==> flow/design.v <==
module Decoder (
input  wire [1:0] IN ,
output reg  [3:0] OUT
);
always @(*)
  begin
  OUT = 4'b0000 ;
    case (IN)
     2'b00 : OUT = 4'b0001 ;
     2'b01 : OUT = 4'b0010 ;          
     2'b10 : OUT = 4'b0100 ;     
     2'b11 : OUT = 4'b1000 ;     
   endcase
 end 
 endmodule
module ARITHMATIC_UNIT
  #(parameter IN_DATA_WIDTH= 16,
              OUT_DATA_WIDTH=16
  )
  (
  input wire      [IN_DATA_WIDTH-1:0]        A,
  input wire      [IN_DATA_WIDTH-1:0]        B,
  input wire      [1:0]                      ALU_FUN,
  input wire                                 Clk,
  input wire                                 RST,
  input wire                                 Arithmaitc_Enable,
  output reg     [OUT_DATA_WIDTH-1:0]       Arith_out,
  output reg                                Arith_Flag,
  output reg                                Carry_out
  );
   reg     [OUT_DATA_WIDTH-1:0]       Arith_out_signal;
   reg     [1:0]                      Arith_Flag_signal;
   wire                              Carry_out_signal;
always@(posedge Clk or negedge RST)
begin
  if(!RST)
    begin
      Arith_out<=0;
      Arith_Flag<=0;
      Carry_out<=0;
    end
  else 
    begin
     Arith_out<=Arith_out_signal;
     Arith_Flag<=Arith_Flag_signal;
     Carry_out<=Carry_out_signal;
    end
end
always@(*)
begin
  Arith_out_signal=16'b0;
  Arith_Flag_signal=1'b0;
  if(Arithmaitc_Enable)
    begin
      case(ALU_FUN)
        2'b00:begin
          Arith_out_signal=A+B;
            Arith_Flag_signal=1'b1;
        end
        2'b01:begin
          Arith_out_signal=A-B;
            Arith_Flag_signal=1'b1;
        end
        2'b10:begin
          Arith_out_signal=A*B;
            Arith_Flag_signal=1'b1;
        end
        2'b11:begin
          Arith_out_signal=(B==0)?32'h0000FFFF:A/B;
            Arith_Flag_signal=1'b1;
        end   
    endcase
    end
    else
      begin
        Arith_out_signal=16'b0;
        Arith_Flag_signal=1'b0;
      end
end
assign  Carry_out_signal= Arith_out_signal[IN_DATA_WIDTH];
endmodule
module LOGIC_UNIT
   #(parameter IN_DATA_WIDTH= 16,
              OUT_DATA_WIDTH=16
  )
  (
  input wire      [IN_DATA_WIDTH-1:0]        A,
  input wire      [IN_DATA_WIDTH-1:0]        B,
  input wire      [1:0]                      ALU_FUN,
  input wire                                 Clk,
  input wire                                 RST,
  input wire                                 LOGIC_Enable,
  output reg     [OUT_DATA_WIDTH-1:0]        LOGICAL_out,
  output reg                                 LOGICAL_Flag
  );
  reg [OUT_DATA_WIDTH-1:0]        LOGICAL_out_signal;
  reg                             LOGICAL_Flag_siganl;
  always@(posedge Clk or negedge RST)
  begin
    if(!RST)
      begin
      LOGICAL_out<=16'b0;
      LOGICAL_Flag<=1'b0;
      end
    else
      begin
      LOGICAL_out<=LOGICAL_out_signal;
      LOGICAL_Flag<=LOGICAL_Flag_siganl;
      end
  end
  always@(*)
  begin
    LOGICAL_Flag_siganl=1'b0;
    LOGICAL_out_signal=16'b0;
    if(LOGIC_Enable)
      begin
        case(ALU_FUN)
           2'b00 : begin
              LOGICAL_out_signal = A & B ;
              LOGICAL_Flag_siganl = 1'b1 ;              
		      end
          2'b01 : begin
              LOGICAL_out_signal = A | B ;
              LOGICAL_Flag_siganl = 1'b1 ;           
		      end
         2'b10 : begin
              LOGICAL_out_signal = ~(A & B) ;
              LOGICAL_Flag_siganl = 1'b1 ;           
		      end
         2'b11 : begin
              LOGICAL_out_signal = ~(A | B) ;
              LOGICAL_Flag_siganl = 1'b1 ;           
		      end
		    endcase
		   end
		   else
		     begin
		        LOGICAL_Flag_siganl=1'b0;
            LOGICAL_out_signal=16'b0;
		       end
		end
		endmodule
module SHIFT_UNIT  
   #(parameter IN_DATA_WIDTH= 16,
              OUT_DATA_WIDTH=16
  )
  (
  input wire      [IN_DATA_WIDTH-1:0]        A,
  input wire      [IN_DATA_WIDTH-1:0]        B,
  input wire      [1:0]                      ALU_FUN,
  input wire                                 Clk,
  input wire                                 RST,
  input wire                                 SHIFT_Enable,
  output reg     [OUT_DATA_WIDTH-1:0]        SHIFT_OUT,
  output reg                                 SHIFT_FLAG
  );
  reg [OUT_DATA_WIDTH-1:0]        SHIFT_OUT_SIGNAL;
  reg                             SHIFT_FLAG_SIGNAL;
  always@(posedge Clk or negedge RST)
  begin
    if(!RST)
      begin
        SHIFT_OUT<=16'b0;
        SHIFT_FLAG<=1'b0;
      end
    else
      begin
      SHIFT_OUT<=SHIFT_OUT_SIGNAL;
      SHIFT_FLAG<=SHIFT_FLAG_SIGNAL;
      end
  end
  always@(*)
  begin 
    SHIFT_OUT_SIGNAL = 1'b0 ;
    SHIFT_FLAG_SIGNAL = 1'b0 ;
	if(SHIFT_Enable)
      case (ALU_FUN)
      2'b00 : begin
              SHIFT_OUT_SIGNAL = A >> 1  ;
              SHIFT_FLAG_SIGNAL = 1'b1 ;              
		      end
      2'b01 : begin
              SHIFT_OUT_SIGNAL = A << 1 ;
              SHIFT_FLAG_SIGNAL = 1'b1 ;           
		      end
      2'b10 : begin
              SHIFT_OUT_SIGNAL = B >> 1 ;
              SHIFT_FLAG_SIGNAL = 1'b1 ;           
		      end
      2'b11 : begin
              SHIFT_OUT_SIGNAL = B << 1 ;
              SHIFT_FLAG_SIGNAL = 1'b1 ;           
		      end
      endcase
	else
	 begin
      SHIFT_OUT_SIGNAL = 1'b0 ;
      SHIFT_FLAG_SIGNAL = 1'b0 ;
     end
 end
 endmodule
module CMP_UNIT 
  #(parameter IN_DATA_WIDTH= 16,
              OUT_DATA_WIDTH=16
  )
    (
  input wire      [IN_DATA_WIDTH-1:0]        A,
  input wire      [IN_DATA_WIDTH-1:0]        B,
  input wire      [1:0]                      ALU_FUN,
  input wire                                 Clk,
  input wire                                 RST,
  input wire                                 CMP_Enable,
  output reg     [OUT_DATA_WIDTH-1:0]        CMP_out,
  output reg                                 CMP_Flag
  );
  reg [OUT_DATA_WIDTH-1:0]        CMP_out_signal;
  reg                             CMP_Flag_siganl;
  always@(posedge Clk or negedge RST)
  begin
    if(!RST)
      begin
        CMP_out<=16'b0;
        CMP_Flag<=1'b0; 
      end
    else
      begin
      CMP_out<=CMP_out_signal;
      CMP_Flag<=CMP_Flag_siganl;
      end
  end
  always@(*)
  begin
    CMP_Flag_siganl=1'b0;
    CMP_out_signal=16'b0;
    if(CMP_Enable)
      begin
        case(ALU_FUN)
           2'b00 : begin
              CMP_out_signal = 16'b0  ;
              CMP_Flag_siganl = 1'b1 ;              
		               end
           2'b01 : begin
              CMP_Flag_siganl = 1'b1 ;  
              if (A==B)
                CMP_out_signal = 16'b1;
              else
                CMP_out_signal = 16'b0;			  
		               end
          2'b10 : begin
              CMP_Flag_siganl = 1'b1 ;  
              if (A>B)
                CMP_out_signal = 16'b10;
              else
                CMP_out_signal = 16'b0;			  
		              end
          2'b11 : begin
              CMP_Flag_siganl = 1'b1 ; 
              if (A<B)
                CMP_out_signal = 16'b11;
              else
                CMP_out_signal = 16'b0;			  
		              end
		         endcase
		     end
		   else
		     begin
		        CMP_Flag_siganl=1'b0;
            CMP_out_signal=16'b0;
		       end
		end
		endmodule
module ALU_TOP 
  #(parameter INDATA_WIDTH=16,
              Arithmatic_width=INDATA_WIDTH+INDATA_WIDTH,
              Logic_Width= INDATA_WIDTH,
              Shift_Width=INDATA_WIDTH,
              CMP_Width=3
  )
(
input wire [INDATA_WIDTH-1:0]           A,
input wire [INDATA_WIDTH-1:0]           B,
input wire [3:0]                        ALU_FUN,
input wire                              CLK,
input wire                              RST,
output wire [Arithmatic_width-1:0]      Arith_OUT,
output wire [Logic_Width-1:0]           Logic_OUT,
output wire [Shift_Width-1:0]           Shift_OUT,
output wire [CMP_Width-1:0]             CMP_OUT,
output wire                             Arith_FLAG,
output wire                             Carry_OUT,
output wire                             Logic_FLAG,
output wire                             Shift_FLAG,
output wire                             CMP_FLAG
);
wire                  Arith_enable ;
wire                  Logic_enable ;
wire                  Shift_enable ;
wire                  CMP_enable ;
Decoder mapping_Decoder(
.IN(ALU_FUN[3:2]),
.OUT({Shift_enable,CMP_enable,Logic_enable,Arith_enable})
);
ARITHMATIC_UNIT #(.IN_DATA_WIDTH(INDATA_WIDTH),.OUT_DATA_WIDTH(Arithmatic_width))mapping_Arith
(
.A(A),
.B(B),
.ALU_FUN(ALU_FUN[1:0]),
.Clk(CLK),
.RST(RST),
.Arithmaitc_Enable(Arith_enable),
.Arith_out(Arith_OUT),
.Arith_Flag(Arith_FLAG),
.Carry_out(Carry_OUT)
);
LOGIC_UNIT #(.IN_DATA_WIDTH(INDATA_WIDTH),.OUT_DATA_WIDTH(Logic_Width))mapping_Logic
(
.A(A),
.B(B),
.ALU_FUN(ALU_FUN[1:0]),
.Clk(CLK),
.RST(RST),
.LOGIC_Enable(Logic_enable),
.LOGICAL_out(Logic_OUT),
.LOGICAL_Flag(Logic_FLAG)
);
SHIFT_UNIT  #(.IN_DATA_WIDTH(INDATA_WIDTH),.OUT_DATA_WIDTH(Shift_Width))mapping_Shift
(
.A(A),
.B(B),
.ALU_FUN(ALU_FUN[1:0]),
.Clk(CLK),
.RST(RST),
.SHIFT_Enable(Shift_enable),
.SHIFT_OUT(Shift_OUT),
.SHIFT_FLAG(Shift_FLAG)
);
CMP_UNIT #(.IN_DATA_WIDTH(INDATA_WIDTH),.OUT_DATA_WIDTH(CMP_Width))mapping_Cmp
(
.A(A),
.B(B),
.ALU_FUN(ALU_FUN[1:0]),
.Clk(CLK),
.RST(RST),
.CMP_Enable(CMP_enable),
.CMP_out(CMP_OUT),
.CMP_Flag(CMP_FLAG)
);
endmodule
# --- From RTL to reports: ALU_TOP ---
# Tool output for the design above, in the order of the flow.
# Lines are those of the file above, counted from 1.
# Operators: Yosys type, input widths -> output width; for muxes data width and select width s.
# Library cell names are shortened.
design:
  top: "ALU_TOP"
  clock_port: "CLK"
  cell_library: "sky130hd"
  corner: "tt_025C_1v80"

# --- Elaborated design ---
# Counts by Yosys on the flattened word-level netlist (proc, flatten, opt, wreduce; memories kept). Register bits leave out memories and registers merged into their read ports (data or address); mux counts leave out enables and synchronous resets folded into registers. Print and check cells are left out.
classes:
  add_sub_neg: 2
  multipliers: 1
  div: 1
  n_cmp: 2
  eq_ne: 7
  muxes: 19
  logic: 4
  reduce_and_logical: 4
ops:
  columns: ["op", "count"]
  rows:
  - ["$div 16x16->32", 1]
  - ["$mul 16x16->32", 1]
  - ["$pmux 32 s4", 1]
  - ["$pmux 16 s4", 2]
  - ["$mux 32", 2]
  - ["$not 16->16", 2]
  - ["$mux 16", 2]
  - ["$add 16x16->17", 1]
  - ["$sub 16x16->17", 1]
  - ["$gt 16x16->1", 1]
  - ["$lt 16x16->1", 1]
  - ["$eq 16x16->1", 1]
  - ["$and 16x16->16", 1]
  - ["$or 16x16->16", 1]
  - ["$logic_not 16->1", 1]
  - ["$pmux 4 s4", 1]
  - ["$pmux 3 s4", 1]
  - ["$eq 2x2->1 const B", 4]
  - ["$mux 1", 7]
  - ["$eq 2x1->1 const B", 2]
  - ["$logic_not 2->1", 2]
  - ["$reduce_or 4->1", 1]
  - ["$mux 2", 2]
  - ["$mux 3", 1]
word_totals:
  regBits: 72
  in_bits: 38
  wordCells: 49

# --- Logic depth ---
# Yosys ltp: most cells in a row. Word level: on the elaborated netlist, between registers, memories and ports. Mapped: between sequential cells and ports; inverters and the memories' decode and read muxes count.
depth:
  ltp_word: 4
  ABC_AREA: 0
  ltp_mapped: 488

# --- After synthesis ---
# Yosys stat after the flow's synthesis: flattened, memories mapped to cells. It holds for the ABC_AREA given above (unset counts as 0); a run with the other value may have another netlist.
# The area totals of this step are shown rounded.
synth_totals:
  cells: 4596
  mapped_area_um2: 34700
  sequential_area_um2: 1750
  ffs: 70
  buffers: 171
types:
  columns: ["cell_type", "count"]
  rows:
  - ["ha_1", 546]
  - ["fa_1", 196]
  - ["nor2_1", 478]
  - ["dfrtp_1", 70]
  - ["a21oi_1", 331]
  - ["nand2_1", 441]
  - ["xnor2_1", 177]
  - ["o21a_1", 204]
  - ["inv_1", 336]
  - ["nor3_1", 217]
  - ["mux2_2", 82]
  - ["o21ai_0", 156]
  - ["a21o_1", 84]
  - ["xor2_1", 68]
  - ["o31ai_1", 76]
  - ["or2_2", 76]
  - ["clkbuf_1", 122]
  - ["and2_1", 58]
# Other cell types: 101; their cells: 878.
# The figures by module come from a second, unflattened synthesis with its own total; it is not the netlist above.
unflattened:
  hier_cells: 4649
  hier_area_um2: 35000
# Each row is one instance without its submodules.
modules:
  columns: ["module", "n_inst", "n_cells", "area_um2", "seq_area_um2"]
  rows:
  - ["ARITHMATIC_UNIT", 1, 4462, 32900, 826]
  - ["LOGIC_UNIT", 1, 56, 807, 425]
  - ["SHIFT_UNIT", 1, 55, 732, 425]
  - ["CMP_UNIT", 1, 72, 547, 75.1]
  - ["Decoder", 1, 4, 26.3, 0.0]
  - ["ALU_TOP", 1, 0, 0.0, 0.0]

# --- Path before layout ---
# Source: OpenSTA report_checks on the synthesized netlist (no wires, ideal clock, input and output delay 20% of the period each), path of least setup slack; recovery checks are left aside. Register names are those of the netlist, which keeps one name where synthesis merged equal registers.
synth_timing:
  path_type: "input to register"
  startpoint: "input B[1]"
  endpoint: "register mapping_Arith.Arith_out[0]"
  period_ns: 110.0
  setup_time_ns: 0.133
  launch_ns: 22.000
  arrival_ns: 113.332
  required_ns: 109.867
  slack_ns: -3.465
  delay_ns: 91.465
  driving_pins: 459
  period_less_setup_slack_ns: 113.465
# "delay_ns" is the arrival time less input delay plus setup time.
# "driving_pins": output pins that drive a net of the path, with the launching flip-flop's if there is one; two outputs of one cell count as two.
# "period_less_setup_slack_ns" = period - worst setup slack (recovery checks aside). The figure is calculated, with input and output delays left at 20% of the set period.
# The rows between start and end are the longest chain of elaborated cells between them; the timing report does not say that the signal goes this way. Where chains are equally long, one stands for them.
# A line is the first line of the expression or statement that the cell stems from. Yosys adds cells for indexed reads and writes and turns some case tables into memories.
synth_via:
  path_cell_list: "clkbuf_1 -> clkinv_1 -> ha_1 -> or3_1 -> nand3_1 -> nor4_1 -> a31o_2 -> ha_1 -> a21oi_1 -> nand2_1 -> and4_1 -> a311oi_1 -> nor2_1 -> ha_1 -> o21a_1 -> nor2_1 -> or4_1 -> buf_2 -> [423 not listed] -> a21oi_1 -> nor2b_1 -> o21ai_0 -> nand2b_1 -> a21oi_1 -> nor2b_1 -> o21ai_0 -> nand2b_1 -> a21oi_1 -> nor2b_1 -> o21ai_0 -> nand2b_1 -> a21oi_1 -> nor2b_1 -> o21ai_0 -> and4_1 -> o221a_2 -> a31oi_1"
  elab_chain_len: 4
synth_lines:
  columns: ["item", "line", "source"]
  rows:
  - ["start: declaration", 281, "input wire [INDATA_WIDTH-1:0]           B,"]
  - ["$div 16x16->32", 69, "Arith_out_signal=(B==0)?32'h0000FFFF:A/B;"]
  - ["$mux 32", 69, null]
  - ["$pmux 32 s4", 55, "case(ALU_FUN)"]
  - ["$mux 32", 53, "if(Arithmaitc_Enable)"]
  - ["end: assignment", 38, "Arith_out<=0;"]
  - ["end: assignment", 44, "Arith_out<=Arith_out_signal;"]
  - ["end: declaration", 27, "output reg     [OUT_DATA_WIDTH-1:0]       Arith_out,"]

# --- Path in the finished layout ---
# From the final timing report of entry A: the path of least setup slack in the routed layout; clock arrival at registers is part of the times.
layout_timing:
  path_type: "input to register"
  startpoint: "input B[14]"
  endpoint: "register mapping_Arith.Arith_out[0]"
  period_ns: 107.0
  setup_time_ns: 0.13
  launch_ns: 21.40
  arrival_ns: 103.45
  required_ns: 107.26
  slack_ns: 3.81
  driving_pins: 430
# The rows between start and end are the longest chain of elaborated cells between them; the timing report does not say that the signal goes this way. Where chains are equally long, one stands for them.
layout_via:
  path_cell_list: "clkdlybuf4s50_1 -> or4_4 -> nor2_4 -> and3_1 -> and2_1 -> ha_1 -> or3_1 -> nand3_1 -> nor4_2 -> a31o_2 -> ha_4 -> a21oi_2 -> nand2_2 -> and4_1 -> a311oi_2 -> nor2_1 -> ha_1 -> o21a_1 -> [394 not listed] -> a21oi_2 -> nor2b_1 -> o21ai_1 -> nand2b_1 -> a21oi_2 -> nor2b_1 -> o21ai_1 -> nand2b_1 -> a21oi_2 -> nor2b_1 -> o21ai_1 -> nand2b_1 -> a21oi_2 -> nor2b_1 -> o21ai_1 -> and4_1 -> o221a_2 -> a31oi_1"
  elab_chain_len: 4
layout_lines:
  columns: ["item", "line", "source"]
  rows:
  - ["start: declaration", 281, "input wire [INDATA_WIDTH-1:0]           B,"]
  - ["$div 16x16->32", 69, "Arith_out_signal=(B==0)?32'h0000FFFF:A/B;"]
  - ["$mux 32", 69, null]
  - ["$pmux 32 s4", 55, "case(ALU_FUN)"]
  - ["$mux 32", 53, "if(Arithmaitc_Enable)"]
  - ["end: assignment", 38, "Arith_out<=0;"]
  - ["end: assignment", 44, "Arith_out<=Arith_out_signal;"]
  - ["end: declaration", 27, "output reg     [OUT_DATA_WIDTH-1:0]       Arith_out,"]

==> results <==
Settings and measured results of 2 stored flow runs for module ALU_TOP (sky130hd), not sorted in any way. The constraints put input and output delay at 20% of the set period each and load the outputs with 0.01 pF.
By "achievedPeriod_ns" is meant the clock period of the run minus its worst setup slack. This is arithmetic on one report: input and output delays are still those of the set period (20% each).
By "worst_path_ns" is meant the share of the clock period that the worst setup path is allowed (20% is reserved at inputs, 20% at outputs), minus its slack. Clock arrival times at its registers enter into it.
Values from the reports are rounded here.

--- entry A ---
==> flow/run.sh <==
#!/bin/bash
# the make line also repeats the synthesis and layout settings of config.mk as NAME=value (left out here)
make -C /OpenROAD-flow-scripts/flow DESIGN_CONFIG=/design/flow/config.mk WORK_HOME=/design/flow/orfs CLKGATE_MAP_FILE= finish
==> flow/config.mk <==
export PLATFORM = sky130hd
export DESIGN_NAME = ALU_TOP
export DESIGN_NICKNAME = ALU_TOP
export VERILOG_FILES = /design/flow/design.v
export SDC_FILE = /design/flow/constraint.sdc
export NUM_CORES = 4
export LEC_CHECK = 0
export CAP_MARGIN = 20
export CORE_MARGIN = 2
export CORE_UTILIZATION = 40
export SLEW_MARGIN = 20
==> flow/constraint.sdc <==
create_clock -name core_clock -period 107.0 [get_ports {CLK}]
set_input_delay 21.4000 -clock core_clock [delete_from_list [all_inputs] [get_ports {CLK}]]
set_output_delay 21.4000 -clock core_clock [all_outputs]
set_load 0.01 [all_outputs]

==> results, as YAML <==
results:
  synthArea_um2: 34700
  die_footprint_um2: 89000
  cell_area_final_um2: 41700
  post_route_util_pct: 48.8
  final_setup_ws_ns: 3.81
  setup_tns_ns: 0.000
  achievedPeriod_ns: 103.194
  worst_path_ns: 81.79
  worst_setup_path_type: "input to register"

--- entry B ---
==> flow/run.sh <==
#!/bin/bash
# the make line also repeats the synthesis and layout settings of config.mk as NAME=value (left out here)
make -C /OpenROAD-flow-scripts/flow DESIGN_CONFIG=/design/flow/config.mk WORK_HOME=/design/flow/orfs CLKGATE_MAP_FILE= finish
==> flow/config.mk <==
export PLATFORM = sky130hd
export DESIGN_NAME = ALU_TOP
export DESIGN_NICKNAME = ALU_TOP
export VERILOG_FILES = /design/flow/design.v
export SDC_FILE = /design/flow/constraint.sdc
export NUM_CORES = 4
export LEC_CHECK = 0
export CAP_MARGIN = 10
export CELL_PAD_IN_SITES_DETAIL_PLACEMENT = 2
export CELL_PAD_IN_SITES_GLOBAL_PLACEMENT = 0
export CORE_ASPECT_RATIO = 1.65
export CORE_MARGIN = 2
export CORE_UTILIZATION = 69
export CTS_CLUSTER_SIZE = 43
export PLACE_DENSITY = 0.91
export SLEW_MARGIN = 15
export TNS_END_PERCENT = 35
==> flow/constraint.sdc <==
create_clock -name core_clock -period 144.0 [get_ports {CLK}]
set_input_delay 28.8000 -clock core_clock [delete_from_list [all_inputs] [get_ports {CLK}]]
set_output_delay 28.8000 -clock core_clock [all_outputs]
set_load 0.01 [all_outputs]

==> results, as YAML <==
outcome: "no final report: placement broke off with DPL-0033"
